==> flow/design.v <==
`timescale 1ns/1ps
`default_nettype none
module half_adder_1(a, b, sum, c_out);
input wire a, b;
output logic sum, c_out;
always_comb begin
  sum = a ^ b; 
  c_out = a & b;
end
endmodule
`timescale 1ns/1ps
`default_nettype none
module full_adder_1(a, b, c_in, sum, c_out);
input wire a, b, c_in;
output logic sum, c_out;
logic a_bar;
logic b_bar;
logic c_in_bar;
always_comb begin
  a_bar = ~a;
  b_bar = ~b;
  c_in_bar = ~c_in;
  sum = (a_bar & b_bar & c_in) | (a_bar & b & c_in_bar) | (a & b_bar & c_in_bar) | (a & b & c_in);
  c_out = (b & c_in) | (a & b) | (a & c_in);
end
endmodule
`timescale 1ns/1ps
`default_nettype none
module full_adder_2(a, b, sum, c_out);
input wire [1:0] a, b;
output logic [1:0] sum;
output logic c_out;
logic half_adder_1_0_c_out;
half_adder_1 HALF_ADDER_1_0 (.a(a[0]), .b(b[0]), .sum(sum[0]), .c_out(half_adder_1_0_c_out));
full_adder_1 FULL_ADDER_1_0 (.a(a[1]), .b(b[1]), .c_in(half_adder_1_0_c_out), .sum(sum[1]), .c_out(c_out));
endmodule
`timescale 1ns/1ps
`default_nettype none
module full_adder_3(a, b, c_in, sum, c_out);
input wire [2:0] a;
input wire b, c_in;
output logic [2:0] sum;
output logic c_out;
logic full_adder_1_0_c_out;
logic full_adder_1_1_c_out;
full_adder_1 FULL_ADDER_1_0 (.a(a[0]), .b(b), .c_in(c_in), .sum(sum[0]), .c_out(full_adder_1_0_c_out));
full_adder_1 FULL_ADDER_1_1 (.a(a[1]), .b(1'b0), .c_in(full_adder_1_0_c_out), .sum(sum[1]), .c_out(full_adder_1_1_c_out));
full_adder_1 FULL_ADDER_1_2 (.a(a[2]), .b(1'b0), .c_in(full_adder_1_1_c_out), .sum(sum[2]), .c_out(c_out));
endmodule
`timescale 1ns/1ps
`default_nettype none
module adder_8_1_bits(a, sum, c_out);
input wire [7:0] a;
output logic [2:0] sum;
output logic c_out;
logic full_adder_1_0_sum, full_adder_1_0_c_out, full_adder_1_1_sum, full_adder_1_1_c_out, full_adder_2_0_c_out;
logic [1:0] full_adder_2_0_sum;
full_adder_1 FULL_ADDER_1_0(.a(a[0]), .b(a[1]), .c_in(a[2]), .sum(full_adder_1_0_sum), .c_out(full_adder_1_0_c_out));
full_adder_1 FULL_ADDER_1_1(.a(a[3]), .b(a[4]), .c_in(a[5]), .sum(full_adder_1_1_sum), .c_out(full_adder_1_1_c_out));
full_adder_2 FULL_ADDER_2_0(.a({full_adder_1_0_c_out, full_adder_1_0_sum}), .b({full_adder_1_1_c_out, full_adder_1_1_sum}), .sum(full_adder_2_0_sum), .c_out(full_adder_2_0_c_out));
full_adder_3 FULL_ADDER_3_0(.a({full_adder_2_0_c_out, full_adder_2_0_sum}), .b(a[6]), .c_in(a[7]), .sum(sum), .c_out(c_out));
endmodule
`timescale 1ns/1ps
`default_nettype none
module comparator(live, neighbors, out);
input wire live;
input wire [2:0] neighbors;
output logic out;
always_comb begin
  out = (live & ~neighbors[2] & neighbors[1] & ~neighbors[0]) | (~neighbors[2] & neighbors[1] & neighbors[0]);
end
endmodule
`default_nettype none
`timescale 1ns/1ps
module conway_cell(clk, rst, ena, state_0, state_d, state_q, neighbors);
input wire clk;
input wire rst;
input wire ena;
input wire state_0;
output logic state_d;  
output logic state_q;
input wire [7:0] neighbors;
logic [2:0] sum;
logic c_out;
adder_8_1_bits ADDER_8_1(
    .a(neighbors),
    .sum(sum),
    .c_out(c_out)
    );
comparator COMPARATOR(
    .live(state_q),
    .neighbors(sum),
    .out(state_d)
    );
always_ff @(posedge clk ) begin
    if (rst == 1) begin
        state_q <= state_0;
    end
    else if (ena == 1) begin
        state_q <= state_d;
    end
end
endmodule
`timescale 1ns/1ps
module decoder_1_to_2(ena, in, out);
input wire ena;
input wire in;
output logic [1:0] out;
logic in_bar;
always_comb begin
  out[1] = in & ena;
  in_bar = ~ in;
  out[0] = in_bar & ena;
end
endmodule
`timescale 1ns/1ps
module decoder_2_to_4(ena, in, out);
input wire ena;
input wire [1:0] in;
output logic [3:0] out;
logic b_bar;
logic [1:0] decoder_0_out;
logic [1:0] decoder_1_out;
decoder_1_to_2 DECODER_0 (.ena(b_bar), .in(in[0]), .out(decoder_0_out[1:0]));
decoder_1_to_2 DECODER_1 (.ena(in[1]), .in(in[0]), .out(decoder_1_out[1:0]));
always_comb begin
    b_bar = ~ in[1];
    out[3] = decoder_1_out[1] & ena;
    out[2] = decoder_1_out[0] & ena;
    out[1] = decoder_0_out[1] & ena;
    out[0] = decoder_0_out[0] & ena;
end
endmodule
`timescale 1ns/1ps
module decoder_3_to_8(ena, in, out);
input wire ena;
input wire [2:0] in;
output logic [7:0] out;
logic c_bar;
logic [3:0] decoder_0_out;
logic [3:0] decoder_1_out;
decoder_2_to_4 DECODER_0 (.ena(c_bar), .in(in[1:0]), .out(decoder_0_out));
decoder_2_to_4 DECODER_1 (.ena(in[2]), .in(in[1:0]), .out(decoder_1_out));
always_comb begin
  c_bar = ~in[2];
  out[7] = decoder_1_out[3] & ena;
  out[6] = decoder_1_out[2] & ena;
  out[5] = decoder_1_out[1] & ena;
  out[4] = decoder_1_out[0] & ena;
  out[3] = decoder_0_out[3] & ena;
  out[2] = decoder_0_out[2] & ena;
  out[1] = decoder_0_out[1] & ena;
  out[0] = decoder_0_out[0] & ena;
end
endmodule
`default_nettype none
`timescale 1ns/1ps
module led_array_driver(ena, x, cells, rows, cols);
parameter N=8;  
parameter ROWS=N;
parameter COLS=N;
input wire ena;
input wire [$clog2(N):0] x;
input wire [N*N-1:0] cells;
output logic [N-1:0] rows;
output logic [N-1:0] cols;
initial begin
  if ((N <= 0) || (N > 8)) begin
    $error("N must be within 0 and 8.");
  end
  if (ROWS != COLS) begin
    $error("Non square led arrays are not supported. (%dx%d)", ROWS, COLS);
  end
  if (ROWS < N) begin
    $error("ROWS/COLS must be >= than the size of the Conway Grid.");
  end
end
wire [N-1:0] x_decoded;
decoder_3_to_8 COL_DECODER(ena, x[$clog2(N)-1:0], x_decoded);
always_comb begin
  cols = x_decoded;
  rows[0] = ~cells[x*ROWS];
  rows[1] = ~cells[x*ROWS + 1];
  rows[2] = ~cells[x*ROWS + 2];
  rows[3] = ~cells[x*ROWS + 3];
  rows[4] = ~cells[x*ROWS + 4];
  rows[5] = ~cells[x*ROWS + 5];
  rows[6] = ~cells[x*ROWS + 6];
  rows[7] = ~cells[x*ROWS + 7];
end
endmodule
`default_nettype none  
module main(clk, buttons, init_cells, leds, rgb, cols, rows);
parameter game_divider = 8;  
parameter display_divider = 2;  
parameter N = 8;  
parameter M = N + 2;  
initial if (N < 3) $error("N has to be >= 3 to make for interesting patterns.");
initial if (M !== (N+2)) $error("M must N+2=%d, not %d", N+2,M);  
input wire clk;
input wire [1:0] buttons;
logic rst; always_comb rst = buttons[0];  
input wire [N*N-1:0] init_cells;  
output logic [1:0] leds;
output logic [2:0] rgb;
output wire [N-1:0] cols;
output wire [N-1:0] rows;
logic [game_divider:0] game_counter;
logic [display_divider:0] display_counter;
logic rst_game; always_comb rst_game = buttons[0] | buttons[1];
logic step_game;
logic [$clog2(N):0] x;
wire [M*M-1:0] bordered_cells_q;  
wire [M*M-1:0] bordered_cells_d; 
logic [M*M-1:0] bordered_cells_0;  
logic [N*N-1:0] cells_q;  
logic [N*N-1:0] cells_0;  
always_comb begin : io_logic 
    leds[0] = buttons[0] ^ buttons[1];
    leds[1] = buttons[0] & buttons[1];
    rgb[0] = ~( buttons[0] & ~buttons[1]);
    rgb[1] = ~(~buttons[0] &  buttons[1]);
    rgb[2] = ~( buttons[0] &  buttons[1]);
end
led_array_driver #(.ROWS(N), .COLS(N), .N(N)) LED_DRIVER (
  .ena(1'b1),
  .cells(cells_q),
  .x(x),
  .rows(rows[N-1:0]),
  .cols(cols[N-1:0])
);
generate
  genvar r;
  for (r = 0; r < M; r = r + 1) begin : init_rows
    if ((r == 0) || (r == M-1)) begin : border_row
      always_comb bordered_cells_0[M*(r+1)-1:M*r] = 0;
    end else begin : inner_row
      always_comb bordered_cells_0[M*(r+1)-1:M*r] = {1'b0, init_cells[N*r-1:N*(r-1)], 1'b0};
    end
  end
endgenerate
function int cell_index(int i, int j);
  cell_index = M*j + i;
endfunction
generate
  genvar i;
  genvar j;
  for (i = 0; i < M; i = i + 1) begin : cells_x
    for (j = 0; j < M; j = j + 1) begin : cells_y
      if ( (i > 0) && (i < (M-1)) && (j > 0) && (j < (M-1)) ) begin
        conway_cell CELL(
          .clk(clk), .rst(rst_game), .ena(step_game),
          .neighbors({
            bordered_cells_q[cell_index(i-1, j-1)],
            bordered_cells_q[cell_index(i-1, j  )],
            bordered_cells_q[cell_index(i-1, j+1)],
            bordered_cells_q[cell_index(i  , j+1)],
            bordered_cells_q[cell_index(i+1, j+1)],
            bordered_cells_q[cell_index(i+1, j  )],
            bordered_cells_q[cell_index(i+1, j-1)],
            bordered_cells_q[cell_index(i  , j-1)]
          }),
          .state_0(bordered_cells_0[cell_index(i, j)]),
          .state_d(bordered_cells_d[cell_index(i, j)]),
          .state_q(bordered_cells_q[cell_index(i, j)])
        );
      end else begin  
        assign bordered_cells_q[cell_index(i,j)] = bordered_cells_0[cell_index(i,j)];
        assign bordered_cells_d[cell_index(i,j)] = 0;
      end
    end
  end
  for (i = 0; i < N; i = i + 1) begin
    always_comb begin
        cells_q[N*(i+1)-1:N*i] = bordered_cells_q[M*(i+2)-2:M*(i+1)+1];
        cells_0[N*(i+1)-1:N*i] = bordered_cells_0[M*(i+2)-2:M*(i+1)+1];
    end
  end
endgenerate
parameter faster_divider = 15;
always_ff @(posedge clk) begin : clocks_and_dividers  
  if (rst) begin
      game_counter <= 0;
      display_counter <= 0;
      x <= 0;
  end
  else begin
      if (game_counter[game_divider]) begin
        game_counter <= 0;
      end
      else begin 
        game_counter <= game_counter + 1;
      end
      if(display_counter[display_divider]) begin
        display_counter <= 0;
        if(x >= (N-1)) begin
          x <= 0;
        end
        else begin
          x <= x + 1;
        end
      end
      else begin
        display_counter <= display_counter + 1;
      end
  end
end  
always_comb step_game = game_counter[game_divider];  
endmodule
`default_nettype wire  
Appendix: tool output

Reports on main
Tool output for the design above before and after an edit, in the order of the flow.
Lines under "original" count in the file above, lines under "edited" in the edited file.
"change": "edited" minus "original" as printed here.
Library cell names are shortened.
A cell with n/a has no value.
- design top: main
- clock port: clk
- standard-cell library: sky130hd
- corner: tt_025C_1v80

Diff
Unified diff, file above to edited file.
This change comes from a script, not from a designer; no optimisation was intended.
begin of diff
@@ -183,5 +183,5 @@
   rows[1] = ~cells[x*ROWS + 1];
   rows[2] = ~cells[x*ROWS + 2];
-  rows[3] = ~cells[x*ROWS + 3];
+  rows[3] = ~cells[x*ROWS ^ 3];
   rows[4] = ~cells[x*ROWS + 4];
   rows[5] = ~cells[x*ROWS + 5];
end of diff

After elaboration
Counts by Yosys on the flattened word-level netlist (proc, flatten, opt, wreduce; memories kept). Register bits leave out memories and registers merged into their read ports (data or address). Print and check cells are left out. Cells with the same type and inputs are merged into one.
- word-level totals (what ; original ; edited ; change):
    register bits ; 80 ; 80 ; 0
    input port bits ; 67 ; 67 ; 0
    output and inout bits ; 21 ; 21 ; 0
    word-level cells ; 4306 ; 4305 ; -1
- operators by class (what ; original ; edited ; change):
    $add $sub $neg ; 10 ; 9 ; -1
    $lt $le $gt $ge ; 1 ; 1 ; 0
    shift-type cells ; 8 ; 8 ; 0
    mux-type cells ; 129 ; 129 ; 0
    bitwise operators ; 4088 ; 4088 ; 0
    reductions and logical operators ; 3 ; 3 ; 0
- operators by type and width (operator ; original ; edited ; change):
    64-bit by 32-bit indexed select with 1-bit output ; 7 ; 6 ; -1
    7-bit by 2-bit adder with 8-bit output (second input constant) ; 2 ; 1 ; -1
    64-bit by 8-bit indexed select with 1-bit output ; 1 ; 2 ; +1
Unchanged operator kinds not shown: 14.

Logic depth
Longest topological path by Yosys (ltp), each cell counted once; first at word level (registers and memories cut), then after technology mapping (sequential cells cut; the memories' decode and read muxes count).
- logic depth (what ; original ; edited ; change):
    depth in word-level cells ; 23 ; 23 ; 0
    ABC_AREA ; 0 ; 0 ; n/a
    gate-level depth with buffers ; 11 ; 11 ; 0
    gate-level depth less buffers ; 11 ; 11 ; 0

Mapped cells and area
Source: synth_stat.txt of the flow (Yosys; design flattened, memories mapped). It holds for the ABC_AREA given above (unset counts as 0); a run with the other value may have another netlist.
- synthesis totals (what ; original ; edited ; change):
    mapped cells ; 1132 ; 1133 ; +1
    chip area (Yosys) (mm²) ; 0.0119452 ; 0.011944 ; -0.0000012
    flip-flops ; 80 ; 80 ; 0
    buffer cells ; 24 ; 24 ; 0
- cells by type (cell type ; original ; edited ; change):
    inv_1 ; 369 ; 370 ; +1
    o21ai_0 ; 14 ; 15 ; +1
    o22ai_1 ; 14 ; 13 ; -1
    mux4_1 ; 13 ; 12 ; -1
    buf_2 ; 12 ; 11 ; -1
    o211ai_1 ; 12 ; 11 ; -1
    clkbuf_1 ; 6 ; 7 ; +1
    o2111ai_1 ; 6 ; 7 ; +1
    mux4_2 ; 3 ; 4 ; +1
    or2_2 ; 1 ; 0 ; -1
    or2_1 ; 0 ; 1 ; +1
Unchanged cell types not shown: 30.
The figures by module come from a second, unflattened synthesis with its own total; it is not the netlist above.
- second synthesis, totals (what ; original ; edited ; change):
    cells (unflattened synthesis) ; 975 ; 975 ; 0
    area (unflattened synthesis) (mm²) ; 0.0144964 ; 0.0144964 ; 0.0000000
Rows give one instance, submodules left out.
- by module, original (module ; instances ; cells ; area (mm²) ; seq. area (mm²)):
    full_adder_1 ; 384 ; 1 ; 0.00002 ; 0
    conway_cell ; 64 ; 3 ; 0.0000513 ; 0.00003
    comparator ; 64 ; 2 ; 0.0000163 ; 0
    half_adder_1 ; 64 ; 1 ; 0.0000125 ; 0
    main ; 1 ; 79 ; 0.0007007 ; 0.0003203
    led_array_driver ; 1 ; 37 ; 0.0005668 ; 0
    full_adder_3 ; 64 ; 1 ; 0.0000038 ; 0
    decoder_1_to_2 ; 4 ; 2 ; 0.0000163 ; 0
    decoder_2_to_4 ; 2 ; 5 ; 0.0000288 ; 0
    decoder_3_to_8 ; 1 ; 9 ; 0.0000538 ; 0
    adder_8_1_bits ; 64 ; 0 ; 0 ; 0
    full_adder_2 ; 64 ; 0 ; 0 ; 0
- by module, edited (module ; instances ; cells ; area (mm²) ; seq. area (mm²)):
    full_adder_1 ; 384 ; 1 ; 0.00002 ; 0
    conway_cell ; 64 ; 3 ; 0.0000513 ; 0.00003
    comparator ; 64 ; 2 ; 0.0000163 ; 0
    half_adder_1 ; 64 ; 1 ; 0.0000125 ; 0
    main ; 1 ; 79 ; 0.0007007 ; 0.0003203
    led_array_driver ; 1 ; 37 ; 0.0005668 ; 0
    full_adder_3 ; 64 ; 1 ; 0.0000038 ; 0
    decoder_1_to_2 ; 4 ; 2 ; 0.0000163 ; 0
    decoder_2_to_4 ; 2 ; 5 ; 0.0000288 ; 0
    decoder_3_to_8 ; 1 ; 9 ; 0.0000538 ; 0
    adder_8_1_bits ; 64 ; 0 ; 0 ; 0
    full_adder_2 ; 64 ; 0 ; 0 ; 0

Path before layout
Source: OpenSTA report_checks on the synthesized netlist (no wires, ideal clock, input and output delay 20% of the period each), path of least setup slack; recovery checks are left aside. Register names are those of the netlist, which keeps one name where synthesis merged equal registers.
- timing after synthesis (what ; original ; edited ; change):
    kind ; input-to-reg ; input-to-reg ; n/a
    from ; input buttons[0] ; input buttons[0] ; n/a
    to ; register cells_x[1].cells_y[1].genblk1.CELL.state_q ; register cells_x[1].cells_y[1].genblk1.CELL.state_q ; n/a
    clock period (ns) ; 7.0 ; 7.0 ; 0.0
    input delay (ns) ; 1.400 ; 1.400 ; 0.000
    library setup time (ns) ; 0.432 ; 0.432 ; 0.000
    time at the first pin (ns) ; 1.400 ; 1.400 ; 0.000
    arrival (ns) ; 3.612 ; 3.610 ; -0.002
    setup slack (ns) ; 2.956 ; 2.957 ; +0.001
    path delay (ns) ; 2.644 ; 2.642 ; -0.002
    stages on the path ; 6 ; 6 ; 0
    synthesis period reached (ns) ; 4.044 ; 4.043 ; -0.001
"path delay" = arrival - input delay + setup time.
"stages on the path" counts driving pins, that of a launching flip-flop among them; a cell with two outputs on the path counts twice.
"synthesis period reached" = period - worst setup slack (recovery checks aside). The figure is calculated, with input and output delays left at 20% of the set period.
Between the ends stands the longest chain of elaborated cells between them, by number of cells; it is not shown to be the way that was timed. Of several equally long chains one is given.
A line is the first line of the expression or statement that the cell stems from. Yosys adds cells for indexed reads and writes and turns some case tables into memories.
original: Only ways into the end's enable, where the timed path ends, are counted here.
Between the ends, after synthesis, original:
- cells stage by stage: buf_2 -> inv_1 -> ha_1 -> buf_2 -> buf_2 -> nand2b_1
- noted length of the longest elaborated chain: 2
- elaborated cells on any way between the ends at 2
- noted RTL lines with such cells: 1
- those cells by class: logic (1); reduce/logical (1)
- ends and longest elaborated chain, after synthesis, original (what ; line ; text):
    start, declared ; 201 ; input wire [1:0] buttons;
    1-bit bitwise OR ; 210 ; logic rst_game; always_comb rst_game = buttons[0] | buttons[1];
    2-bit nonzero test ; n/a ;
    end, assigned ; 97 ; state_q <= state_0;
    end, assigned ; 100 ; state_q <= state_d;
    end, declared ; 81 ; output logic state_q;
edited: Only ways into the end's enable, where the timed path ends, are counted here.
Between the ends, after synthesis, edited:
- cells stage by stage: buf_2 -> inv_1 -> ha_1 -> buf_2 -> buf_2 -> nand2b_1
- noted length of the longest elaborated chain: 2
- elaborated cells on any way between the ends at 2
- noted RTL lines with such cells: 1
- those cells by class: logic (1); reduce/logical (1)
- ends and longest elaborated chain, after synthesis, edited (what ; line ; text):
    start, declared ; 201 ; input wire [1:0] buttons;
    1-bit bitwise OR ; 210 ; logic rst_game; always_comb rst_game = buttons[0] | buttons[1];
    2-bit nonzero test ; n/a ;
    end, assigned ; 97 ; state_q <= state_0;
    end, assigned ; 100 ; state_q <= state_d;
    end, declared ; 81 ; output logic state_q;

Timing after layout
From the final timing report of the runs of pair 1: the path of least setup slack in the routed layout; clock arrival at registers is part of the times.
- timing post-layout (what ; original ; edited ; change):
    kind ; reg-to-output ; reg-to-output ; n/a
    from ; register x[2] ; register x[2] ; n/a
    to ; output rows[4] ; output rows[4] ; n/a
    clock period (ns) ; 4.51 ; 4.51 ; 0.00
    output delay (ns) ; 0.90 ; 0.90 ; 0.00
    time at the first pin (ns) ; 0.35 ; 0.36 ; +0.01
    arrival (ns) ; 2.83 ; 2.64 ; -0.19
    setup slack (ns) ; 0.78 ; 0.96 ; +0.18
    stages on the path ; 5 ; 5 ; 0
Between the ends stands the longest chain of elaborated cells between them, by number of cells; it is not shown to be the way that was timed. Of several equally long chains one is given.
A register here has more assigning lines than the two given.
Between the ends, post-layout, original:
- cells stage by stage: dfxtp_1 -> mux4_1 -> nand2_1 -> a21o_1 -> clkdlybuf4s50_1
- noted length of the longest elaborated chain: 3
- elaborated cells on any way between the ends at 3
- noted RTL lines with such cells: 1
- those cells by class: add/sub (1); shift (1); logic (1)
- ends and longest elaborated chain, post-layout, original (what ; line ; text):
    start, declared ; 212 ; logic [$clog2(N):0] x;
    start, assigned ; 285 ; x <= 0;
    start, assigned ; 300 ; x <= x + 1;
    7-bit by 3-bit adder with 8-bit output ; 186 ; rows[4] = ~cells[x*ROWS + 4];
    64-bit by 32-bit indexed select with 1-bit output ; 186 ;
    1-bit NOT ; 186 ;
    end, declared ; 207 ; output wire [N-1:0] rows;
Between the ends, post-layout, edited:
- cells stage by stage: dfxtp_1 -> mux4_1 -> nand2_1 -> a21o_1 -> clkdlybuf4s50_1
- noted length of the longest elaborated chain: 3
- elaborated cells on any way between the ends at 3
- noted RTL lines with such cells: 1
- those cells by class: add/sub (1); shift (1); logic (1)
- ends and longest elaborated chain, post-layout, edited (what ; line ; text):
    start, declared ; 212 ; logic [$clog2(N):0] x;
    start, assigned ; 285 ; x <= 0;
    start, assigned ; 300 ; x <= x + 1;
    7-bit by 3-bit adder with 8-bit output ; 186 ; rows[4] = ~cells[x*ROWS + 4];
    64-bit by 32-bit indexed select with 1-bit output ; 186 ;
    1-bit NOT ; 186 ;
    end, declared ; 207 ; output wire [N-1:0] rows;

Measured runs
Runs of the flow (Yosys, OpenROAD) on both versions; the two runs of a pair have the same settings. The constraints put input and output delay at 20% of the set period each and load the outputs with 0.01 pF.
Settings, pair 1:
- CORE_UTILIZATION at 40
- PLACE_DENSITY at 0.6
- noted period_ns: 4.51
- noted CAP_MARGIN: 20
- noted CORE_MARGIN: 2
- SLEW_MARGIN at 20
- measured results, pair 1 (what ; original ; edited ; change):
    area of the synthesized netlist (mm²) ; 0.0119452 ; 0.011944 ; -0.0000012
    die area (mm²) ; 0.0312618 ; 0.0312582 ; -0.0000036
    standard-cell area after layout (mm²) ; 0.0135818 ; 0.0135542 ; -0.0000276
    utilization of the finished layout ; 0.459 ; 0.459 ; 0.000
    lowest setup slack (ns) ; 0.781 ; 0.963 ; +0.182
    setup TNS (ns) ; 0.000 ; 0.000 ; 0.000
    worst hold slack after layout (ns) ; 0.421 ; 0.428 ; +0.007
    period achieved (ns) ; 3.729 ; 3.547 ; -0.182
Settings, pair 2:
- noted CAP_MARGIN: 40
- CORE_ASPECT_RATIO at 1.01
- CORE_UTILIZATION at 48
- CTS_CLUSTER_SIZE at 98
- GPL_ROUTABILITY_DRIVEN: 1
- noted GPL_TIMING_DRIVEN: 0
- MAX_ROUTING_LAYER: met5
- MIN_ROUTING_LAYER: met2
- noted PLACE_DENSITY_LB_ADDON: 0.12
- SETUP_SLACK_MARGIN: -0.33
- noted period_ns: 5.57
- noted CORE_MARGIN: 2
- SLEW_MARGIN at 20
- measured results, pair 2 (what ; original ; edited ; change):
    area of the synthesized netlist (mm²) ; 0.0119452 ; 0.011944 ; -0.0000012
    die area (mm²) ; 0.0261641 ; 0.0261608 ; -0.0000033
    standard-cell area after layout (mm²) ; 0.0135805 ; 0.013573 ; -0.0000075
    utilization of the finished layout ; 0.55 ; 0.55 ; 0.00
    lowest setup slack (ns) ; 1.632 ; 1.610 ; -0.022
    setup TNS (ns) ; 0.000 ; 0.000 ; 0.000
    worst hold slack after layout (ns) ; 0.426 ; 0.429 ; +0.003
    period achieved (ns) ; 3.938 ; 3.960 ; +0.022
"period achieved" = clock period - worst setup slack. The figure is calculated, with input and output delays left at 20% of the set period.
